==> flow/design.v <==
module distortion_correction #(
    parameter DATA_WIDTH = 16,
    parameter H_RES = 1280,
    parameter V_RES = 720
)(
    input clk,
    input rst_n,
    input [15:0] fx, fy,       
    input [15:0] cx, cy,       
    input [15:0] k1, k2, k3,   
    input valid_params,
    input [DATA_WIDTH-1:0] vin_data,
    input vin_de, vin_vs, vin_hs,
    input [9:0] pixel_x, pixel_y,
    output reg [DATA_WIDTH-1:0] vout_data,
    output reg vout_de, vout_vs, vout_hs,
    input [15:0] ram_rd_data,
    output reg [19:0] ram_rd_addr,
    output reg ram_rd_en
);
    localparam IDLE = 2'b00;
    localparam CALC = 2'b01;
    localparam WAIT = 2'b10;
    localparam OUT  = 2'b11;
    reg [1:0] state, next_state;
    reg signed [15:0] x_norm, y_norm;       
    reg signed [31:0] x2, y2, r2;           
    reg signed [31:0] r4, r6;               
    reg signed [31:0] distortion_factor;    
    reg signed [15:0] x_distorted, y_distorted;   
    reg [9:0] corrected_x, corrected_y;     
    reg [9:0] px_d1, py_d1, px_d2, py_d2;
    reg de_d1, vs_d1, hs_d1;
    reg de_d2, vs_d2, hs_d2;
    reg de_d3, vs_d3, hs_d3;
    reg [2:0] calc_cnt;
    always @(posedge clk or negedge rst_n) begin
        if (!rst_n) begin
            state <= IDLE;
        end else begin
            state <= next_state;
        end
    end
    always @(*) begin
        case (state)
            IDLE: next_state = (vin_de && valid_params) ? CALC : IDLE;
            CALC: next_state = (calc_cnt == 3'd4) ? WAIT : CALC;
            WAIT: next_state = OUT;
            OUT:  next_state = IDLE;
            default: next_state = IDLE;
        endcase
    end
    always @(posedge clk or negedge rst_n) begin
        if (!rst_n) begin
            calc_cnt <= 0;
            x_norm <= 0; y_norm <= 0;
            x2 <= 0; y2 <= 0; r2 <= 0;
            r4 <= 0; r6 <= 0;
            distortion_factor <= 0;
            x_distorted <= 0; y_distorted <= 0;
            corrected_x <= 0; corrected_y <= 0;
        end else begin
            case (state)
                IDLE: begin
                    calc_cnt <= 0;
                    if (vin_de && valid_params) begin
                        x_norm <= (pixel_x - cx);
                        y_norm <= (pixel_y - cy);
                    end
                end
                CALC: begin
                    calc_cnt <= calc_cnt + 1;
                    case (calc_cnt)
                        3'd0: begin
                            x2 <= x_norm * x_norm;
                            y2 <= y_norm * y_norm;
                        end
                        3'd1: begin
                            r2 <= x2 + y2;
                        end
                        3'd2: begin
                            r4 <= (r2 * r2) >> 16;   
                            r6 <= (r2 * r2 * r2) >> 24;
                        end
                        3'd3: begin
                            distortion_factor <= 32'h10000 + 
                                               ((k1 * r2) >> 8) + 
                                               ((k2 * r4) >> 8) + 
                                               ((k3 * r6) >> 8);
                        end
                        3'd4: begin
                            x_distorted <= (x_norm * distortion_factor) >> 16;
                            y_distorted <= (y_norm * distortion_factor) >> 16;
                        end
                    endcase
                end
                WAIT: begin
                    corrected_x <= cx + x_distorted;
                    corrected_y <= cy + y_distorted;
                end
                default: begin
                    calc_cnt <= 0;
                end
            endcase
        end
    end
    wire in_bounds = (corrected_x < H_RES) && (corrected_y < V_RES) && 
                    (corrected_x >= 0) && (corrected_y >= 0);
    always @(posedge clk or negedge rst_n) begin
        if (!rst_n) begin
            px_d1 <= 0; py_d1 <= 0; px_d2 <= 0; py_d2 <= 0;
            de_d1 <= 0; vs_d1 <= 0; hs_d1 <= 0;
            de_d2 <= 0; vs_d2 <= 0; hs_d2 <= 0;
            de_d3 <= 0; vs_d3 <= 0; hs_d3 <= 0;
            ram_rd_addr <= 0;
            ram_rd_en <= 0;
            vout_data <= 0;
            vout_de <= 0; vout_vs <= 0; vout_hs <= 0;
        end else begin
            px_d1 <= pixel_x; py_d1 <= pixel_y;
            px_d2 <= px_d1;   py_d2 <= py_d1;
            de_d1 <= vin_de; vs_d1 <= vin_vs; hs_d1 <= vin_hs;
            de_d2 <= de_d1;  vs_d2 <= vs_d1;  hs_d2 <= hs_d1;
            de_d3 <= de_d2;  vs_d3 <= vs_d2;  hs_d3 <= hs_d2;
            if (state == OUT) begin
                if (valid_params && de_d3 && in_bounds) begin
                    ram_rd_addr <= corrected_y * H_RES + corrected_x;
                    ram_rd_en <= 1'b1;
                end else begin
                    ram_rd_addr <= py_d2 * H_RES + px_d2;
                    ram_rd_en <= de_d3;
                end
            end else begin
                ram_rd_en <= 1'b0;
            end
            vout_data <= ram_rd_data;
            vout_de <= de_d3;
            vout_vs <= vs_d3;
            vout_hs <= hs_d3;
        end
    end
endmodule
-- Tool chain data of distortion_correction
What the tools print for distortion_correction, step after step.
Line numbers count from 1 in the design file above.
Operators carry their Yosys type and port widths (W data, S select, Z words).
Cell names lack the library's common part.
A cell with -- has no value.
- design top: distortion_correction
- clock: clk
- cell library: sky130hd
- library corner: tt_025C_1v80

-- Word level
Yosys after proc, flatten, opt, wreduce and memory -nomap, before mapping. Memory bits, and registers merged into a memory's read port (data or address), are not among the register bits. Print and check cells are not counted. Equal cells are merged and count once.
- bits of input ports: 170
- noted register bits: 318
- output and inout port bits at 40
- elaborated cells: 87
- magnitude comparators at 4
- noted reductions and logical operators: 14
- equality and inequality tests at 7
- muxes and demuxes at 7
- $add $sub $neg: 11
- noted multipliers: 11
- operator list (kind ; count):
    $mul A32 B32 Y32 ; 2
    $mul A16 B16 Y32 ; 3
    $mul A16 B32 Y26 ; 2
    $mul A16 B32 Y32 ; 1
    $mul A16 B8 Y24 ; 1
    $mul A10 B3 Y12 const B ; 2
    $add A20 B10 Y20 ; 2
    $sub A10 B16 Y16 ; 2
    $add A32 B32 Y32 ; 1
    $add A26 B16 Y27 ; 1
    $add A25 B24 Y26 ; 1
    $add A17 B24 Y25 const A ; 1
    $ge A10 B1 Y1 const B ; 2
    $add A10 B10 Y10 ; 2
    $mux W20 ; 1
    $reduce_and A2 Y1 ; 6
    $lt A10 B11 Y1 const B ; 1
    $lt A10 B10 Y1 const B ; 1
    $pmux W2 S4 ; 1
    $logic_and A1 B1 Y1 ; 6
    $eq A3 B2 Y1 const B ; 2
    $pmux W3 S2 ; 1
    $eq A2 B2 Y1 const B ; 2
    $add A3 B1 Y3 const B ; 1
    $eq A3 B1 Y1 const B ; 1
    $eq A3 B3 Y1 const B ; 1
    $logic_not A3 Y1 ; 1
    $mux W1 ; 3
Other operator kinds: 3; their cells: 3.

-- Depth
Yosys ltp: most cells in a row. Word level: on the elaborated netlist, between registers, memories and ports. Mapped: between sequential cells and ports; inverters and the memories' decode and read muxes count.
- noted depth after elaboration: 7
- ABC_AREA at 0
- depth in mapped cells at 66
- gate-level depth less buffers at 64

-- Mapped cells and area
The flow's flattened synthesis, as Yosys stat reports it; memories are mapped. The netlist is that of the ABC_AREA named above (0 if unset); the other value can give another one.
Totals and module areas in this step are rounded.
- cells by type (cell type ; count ; total area (sq um)):
    fa_1 ; 2270 ; 4.54E+04
    ha_1 ; 956 ; 1.2E+04
    inv_1 ; 2785 ; 1.05E+04
    dfrtp_1 ; 311 ; 7.78E+03
    nand2_1 ; 1594 ; 5.98E+03
    and2_1 ; 877 ; 5.49E+03
    xnor2_1 ; 342 ; 3E+03
    clkbuf_1 ; 467 ; 1.75E+03
    o21ai_0 ; 214 ; 1.07E+03
    xor2_1 ; 120 ; 1.05E+03
    a21oi_1 ; 182 ; 910.874
    a21o_1 ; 101 ; 758.227
    mux2_2 ; 58 ; 653.126
    nor2_1 ; 168 ; 630.605
    nand2b_1 ; 85 ; 531.76
    o21bai_1 ; 53 ; 397.882
    nor2b_1 ; 39 ; 243.984
    o21a_1 ; 27 ; 202.694
Not listed: further types 59, cells in them 281.
- chip area (Yosys) at 100000 sq um
- buffer cells at 484
- cell count at 10930
- mapped flip-flops: 312
- area of sequential cells at 7800 sq um

-- Worst setup path after synthesis
Source: OpenSTA report_checks on the synthesized netlist (no wires, ideal clock, input and output delay 20% of the period each), path of least setup slack; recovery checks are left aside. Register names are those of the netlist, which keeps one name where synthesis merged equal registers.
- path kind: register -> register
- start point: reg r2[3]
- end point: reg r6[7]
- noted required time: 19.870 ns
- noted slack: 5.420 ns
- noted clock period: 20.0 ns
- launch time at the first pin: 0.000 ns
- stages at 60
- buffers on the path: 3
- delay of the path: 14.580 ns
- library setup time: 0.130 ns
- arrival time: 14.450 ns
- synthesis period reached: 14.58 ns
"delay of the path" = arrival - input delay + setup time.
"stages" counts driving pins, that of a launching flip-flop among them; a cell with two outputs on the path counts twice.
"synthesis period reached" = period - worst setup slack (recovery checks aside). The figure is calculated, with input and output delays left at 20% of the set period.
The rows between start and end are the longest chain of elaborated cells between them; the timing report does not say that the signal goes this way. Where chains are equally long, one stands for them.
Each line given opens the expression or statement behind the cell; cells for indexed reads and writes are added by Yosys, which also makes memories of some case tables.
- cell sequence: dfrtp_1 -> clkbuf_1 -> clkbuf_1 -> clkbuf_1 -> nand2_1 -> fa_1 -> inv_1 -> fa_1 -> inv_1 -> fa_1 -> inv_1 -> fa_1 -> ha_1 -> ha_1 -> inv_1 -> fa_1 -> fa_1 -> inv_1 -> (+24 left out) -> xnor2_1 -> xnor2_1 -> xnor2_1 -> xnor2_1 -> xnor2_1 -> xnor2_1 -> xnor2_1 -> xnor2_1 -> xnor2_1 -> xnor3_1 -> xnor3_1 -> xnor2_1 -> xnor2_1 -> xnor2_1 -> xnor2_1 -> xnor3_1 -> xnor2_1 -> o21ai_1
- noted length of the longest elaborated chain: 2
- elaborated cells on any way between the ends at 2
- those cells by class: mul: 2
- ends and longest elaborated chain, after synthesis (element ; line ; text):
    start, declared ; 27 ; reg signed [31:0] x2, y2, r2;
    start, assigned ; 57 ; x2 <= 0; y2 <= 0; r2 <= 0;
    start, assigned ; 79 ; r2 <= x2 + y2;
    $mul A32 B32 Y32 x2 ; 83 ; r6 <= (r2 * r2 * r2) >> 24;
    end, assigned ; 58 ; r4 <= 0; r6 <= 0;
    end, assigned ; 83 ;

-- Timing after layout
Path of least setup slack in the final report of job 1 (OpenROAD, finished layout, wires in). Where an end is a register, its clock arrival counts in the times.
- path kind: register -> register
- start point: reg r2[2]
- end point: reg r6[7]
- noted clock period: 20.0 ns
- noted slack: 3.24 ns
- arrival time: 17.29 ns
- library setup time: 0.13 ns
- launch time at the first pin: 0.66 ns
- noted required time: 20.53 ns
- stages at 54
- buffers on the path: 1
The rows between start and end are the longest chain of elaborated cells between them; the timing report does not say that the signal goes this way. Where chains are equally long, one stands for them.
- cell sequence: dfrtp_2 -> buf_4 -> nand2_1 -> fa_1 -> fa_1 -> fa_1 -> fa_1 -> fa_1 -> inv_1 -> fa_1 -> inv_1 -> fa_1 -> fa_1 -> inv_1 -> ha_1 -> inv_1 -> a311oi_2 -> o21a_1 -> (+18 left out) -> xnor2_1 -> xnor2_1 -> xnor2_1 -> xnor2_1 -> xnor2_1 -> xnor2_1 -> xnor2_1 -> xnor2_1 -> xnor2_1 -> xnor3_1 -> xnor3_1 -> xnor2_1 -> xnor2_1 -> xnor2_1 -> xnor2_1 -> xnor3_1 -> xnor2_1 -> o21ai_1
- noted length of the longest elaborated chain: 2
- elaborated cells on any way between the ends at 2
- those cells by class: mul: 2
- ends and longest elaborated chain, after layout (element ; line ; text):
    start, declared ; 27 ; reg signed [31:0] x2, y2, r2;
    start, assigned ; 57 ; x2 <= 0; y2 <= 0; r2 <= 0;
    start, assigned ; 79 ; r2 <= x2 + y2;
    $mul A32 B32 Y32 x2 ; 83 ; r6 <= (r2 * r2 * r2) >> 24;
    end, assigned ; 58 ; r4 <= 0; r6 <= 0;
    end, assigned ; 83 ;

Stored flow runs of distortion_correction (4 of them; Yosys, OpenROAD, sky130hd). They differ in their settings and are not a sequence. Constraints: input delay and output delay 20% of the set period each, output load 0.01 pF.
"reached clock period" means the clock period less the worst setup slack. The figure is calculated, with input and output delays left at 20% of the set period.
By "time on the worst setup path" is meant the share of the clock period that the worst setup path is allowed (20% is reserved at inputs, 20% at outputs), minus its slack. Clock arrival times at its registers enter into it.
The results are shown rounded.

Job 1

==> flow/run.sh <==
#!/bin/bash
# the make line also repeats the synthesis and layout settings of config.mk as NAME=value (left out here)
make -C /OpenROAD-flow-scripts/flow DESIGN_CONFIG=/design/flow/config.mk WORK_HOME=/design/flow/orfs CLKGATE_MAP_FILE= finish
==> flow/config.mk <==
export PLATFORM = sky130hd
export DESIGN_NAME = distortion_correction
export DESIGN_NICKNAME = distortion_correction
export VERILOG_FILES = /design/flow/design.v
export SDC_FILE = /design/flow/constraint.sdc
export NUM_CORES = 4
export LEC_CHECK = 0
export CAP_MARGIN = 20
export CELL_PAD_IN_SITES_DETAIL_PLACEMENT = 1
export CELL_PAD_IN_SITES_GLOBAL_PLACEMENT = 1
export CORE_ASPECT_RATIO = 0.74
export CORE_MARGIN = 3
export CORE_UTILIZATION = 60
export MAX_ROUTING_LAYER = met4
export MIN_ROUTING_LAYER = met2
export PLACE_DENSITY_LB_ADDON = 0.15
export SLEW_MARGIN = 20
export TNS_END_PERCENT = 90
==> flow/constraint.sdc <==
create_clock -name core_clock -period 20.0 [get_ports {clk}]
set_input_delay 4.0000 -clock core_clock [delete_from_list [all_inputs] [get_ports {clk}]]
set_output_delay 4.0000 -clock core_clock [all_outputs]
set_load 0.01 [all_outputs]

Measured in job 1:
- synthesis area at 100,000 sq um
- noted the die size: 170,000 sq um
- noted the std-cell area (final layout): 110,000 sq um
- final design utilization at 0.64
- worst setup slack after layout at 3.2 ns
- sum of negative setup slack at 0.000 ns
- lowest hold slack at 0.32 ns
- noted the reached clock period: 16.761 ns
- time on the worst setup path: 16.76 ns
- kind of the worst setup path: register -> register

Job 2

==> flow/run.sh <==
#!/bin/bash
# the make line also repeats the synthesis and layout settings of config.mk as NAME=value (left out here)
make -C /OpenROAD-flow-scripts/flow DESIGN_CONFIG=/design/flow/config.mk WORK_HOME=/design/flow/orfs CLKGATE_MAP_FILE= finish
==> flow/config.mk <==
export PLATFORM = sky130hd
export DESIGN_NAME = distortion_correction
export DESIGN_NICKNAME = distortion_correction
export VERILOG_FILES = /design/flow/design.v
export SDC_FILE = /design/flow/constraint.sdc
export NUM_CORES = 4
export LEC_CHECK = 0
export ABC_AREA = 1
export CAP_MARGIN = 0
export CELL_PAD_IN_SITES_DETAIL_PLACEMENT = 1
export CORE_ASPECT_RATIO = 0.72
export CORE_MARGIN = 3
export CORE_UTILIZATION = 26
export CTS_CLUSTER_DIAMETER = 117
export CTS_CLUSTER_SIZE = 56
export GPL_ROUTABILITY_DRIVEN = 0
export GPL_TIMING_DRIVEN = 1
export HOLD_SLACK_MARGIN = 0.13
export MAX_ROUTING_LAYER = met4
export PLACE_DENSITY_LB_ADDON = 0.11
export SLEW_MARGIN = 20
export TNS_END_PERCENT = 10
==> flow/constraint.sdc <==
create_clock -name core_clock -period 25.9 [get_ports {clk}]
set_input_delay 5.1800 -clock core_clock [delete_from_list [all_inputs] [get_ports {clk}]]
set_output_delay 5.1800 -clock core_clock [all_outputs]
set_load 0.01 [all_outputs]

Measured in job 2:
- synthesis area at 100,000 sq um
- noted the die size: 410,000 sq um
- noted the std-cell area (final layout): 110,000 sq um
- final design utilization at 0.28
- worst setup slack after layout at 10 ns
- sum of negative setup slack at 0.000 ns
- lowest hold slack at 0.36 ns
- noted the reached clock period: 15.516 ns
- time on the worst setup path: 15.52 ns
- kind of the worst setup path: register -> register

Job 3

==> flow/run.sh <==
#!/bin/bash
# the make line also repeats the synthesis and layout settings of config.mk as NAME=value (left out here)
make -C /OpenROAD-flow-scripts/flow DESIGN_CONFIG=/design/flow/config.mk WORK_HOME=/design/flow/orfs CLKGATE_MAP_FILE= finish
==> flow/config.mk <==
export PLATFORM = sky130hd
export DESIGN_NAME = distortion_correction
export DESIGN_NICKNAME = distortion_correction
export VERILOG_FILES = /design/flow/design.v
export SDC_FILE = /design/flow/constraint.sdc
export NUM_CORES = 4
export LEC_CHECK = 0
export ABC_AREA = 1
export CAP_MARGIN = 0
export CELL_PAD_IN_SITES_DETAIL_PLACEMENT = 1
export CORE_ASPECT_RATIO = 0.72
export CORE_MARGIN = 3
export CORE_UTILIZATION = 26
export CTS_CLUSTER_DIAMETER = 117
export CTS_CLUSTER_SIZE = 56
export GPL_ROUTABILITY_DRIVEN = 0
export GPL_TIMING_DRIVEN = 1
export HOLD_SLACK_MARGIN = 0.13
export MAX_ROUTING_LAYER = met4
export PLACE_DENSITY_LB_ADDON = 0.1
export SLEW_MARGIN = 20
export TNS_END_PERCENT = 10
==> flow/constraint.sdc <==
create_clock -name core_clock -period 25.9 [get_ports {clk}]
set_input_delay 5.1800 -clock core_clock [delete_from_list [all_inputs] [get_ports {clk}]]
set_output_delay 5.1800 -clock core_clock [all_outputs]
set_load 0.01 [all_outputs]

Measured in job 3:
- synthesis area at 100,000 sq um
- noted the die size: 410,000 sq um
- noted the std-cell area (final layout): 110,000 sq um
- final design utilization at 0.28
- worst setup slack after layout at 11 ns
- sum of negative setup slack at 0.000 ns
- lowest hold slack at 0.32 ns
- noted the reached clock period: 15.349 ns
- time on the worst setup path: 15.35 ns
- kind of the worst setup path: register -> register

Job 4

==> flow/run.sh <==
#!/bin/bash
# the make line also repeats the synthesis and layout settings of config.mk as NAME=value (left out here)
make -C /OpenROAD-flow-scripts/flow DESIGN_CONFIG=/design/flow/config.mk WORK_HOME=/design/flow/orfs CLKGATE_MAP_FILE= finish
==> flow/config.mk <==
export PLATFORM = sky130hd
export DESIGN_NAME = distortion_correction
export DESIGN_NICKNAME = distortion_correction
export VERILOG_FILES = /design/flow/design.v
export SDC_FILE = /design/flow/constraint.sdc
export NUM_CORES = 4
export LEC_CHECK = 0
export CAP_MARGIN = 20
export CELL_PAD_IN_SITES_DETAIL_PLACEMENT = 1
export CELL_PAD_IN_SITES_GLOBAL_PLACEMENT = 1
export CORE_ASPECT_RATIO = 0.74
export CORE_MARGIN = 3
export CORE_UTILIZATION = 60
export PLACE_DENSITY_LB_ADDON = 0.15
export SLEW_MARGIN = 20
==> flow/constraint.sdc <==
create_clock -name core_clock -period 20.0 [get_ports {clk}]
set_input_delay 4.0000 -clock core_clock [delete_from_list [all_inputs] [get_ports {clk}]]
set_output_delay 4.0000 -clock core_clock [all_outputs]
set_load 0.01 [all_outputs]

Measured in job 4:
- synthesis area at 100,000 sq um
- noted the die size: 170,000 sq um
- noted the std-cell area (final layout): 110,000 sq um
- final design utilization at 0.64
- worst setup slack after layout at 3.0 ns
- sum of negative setup slack at 0.000 ns
- lowest hold slack at 0.33 ns
- noted the reached clock period: 16.967 ns
- time on the worst setup path: 16.97 ns
- kind of the worst setup path: register -> register
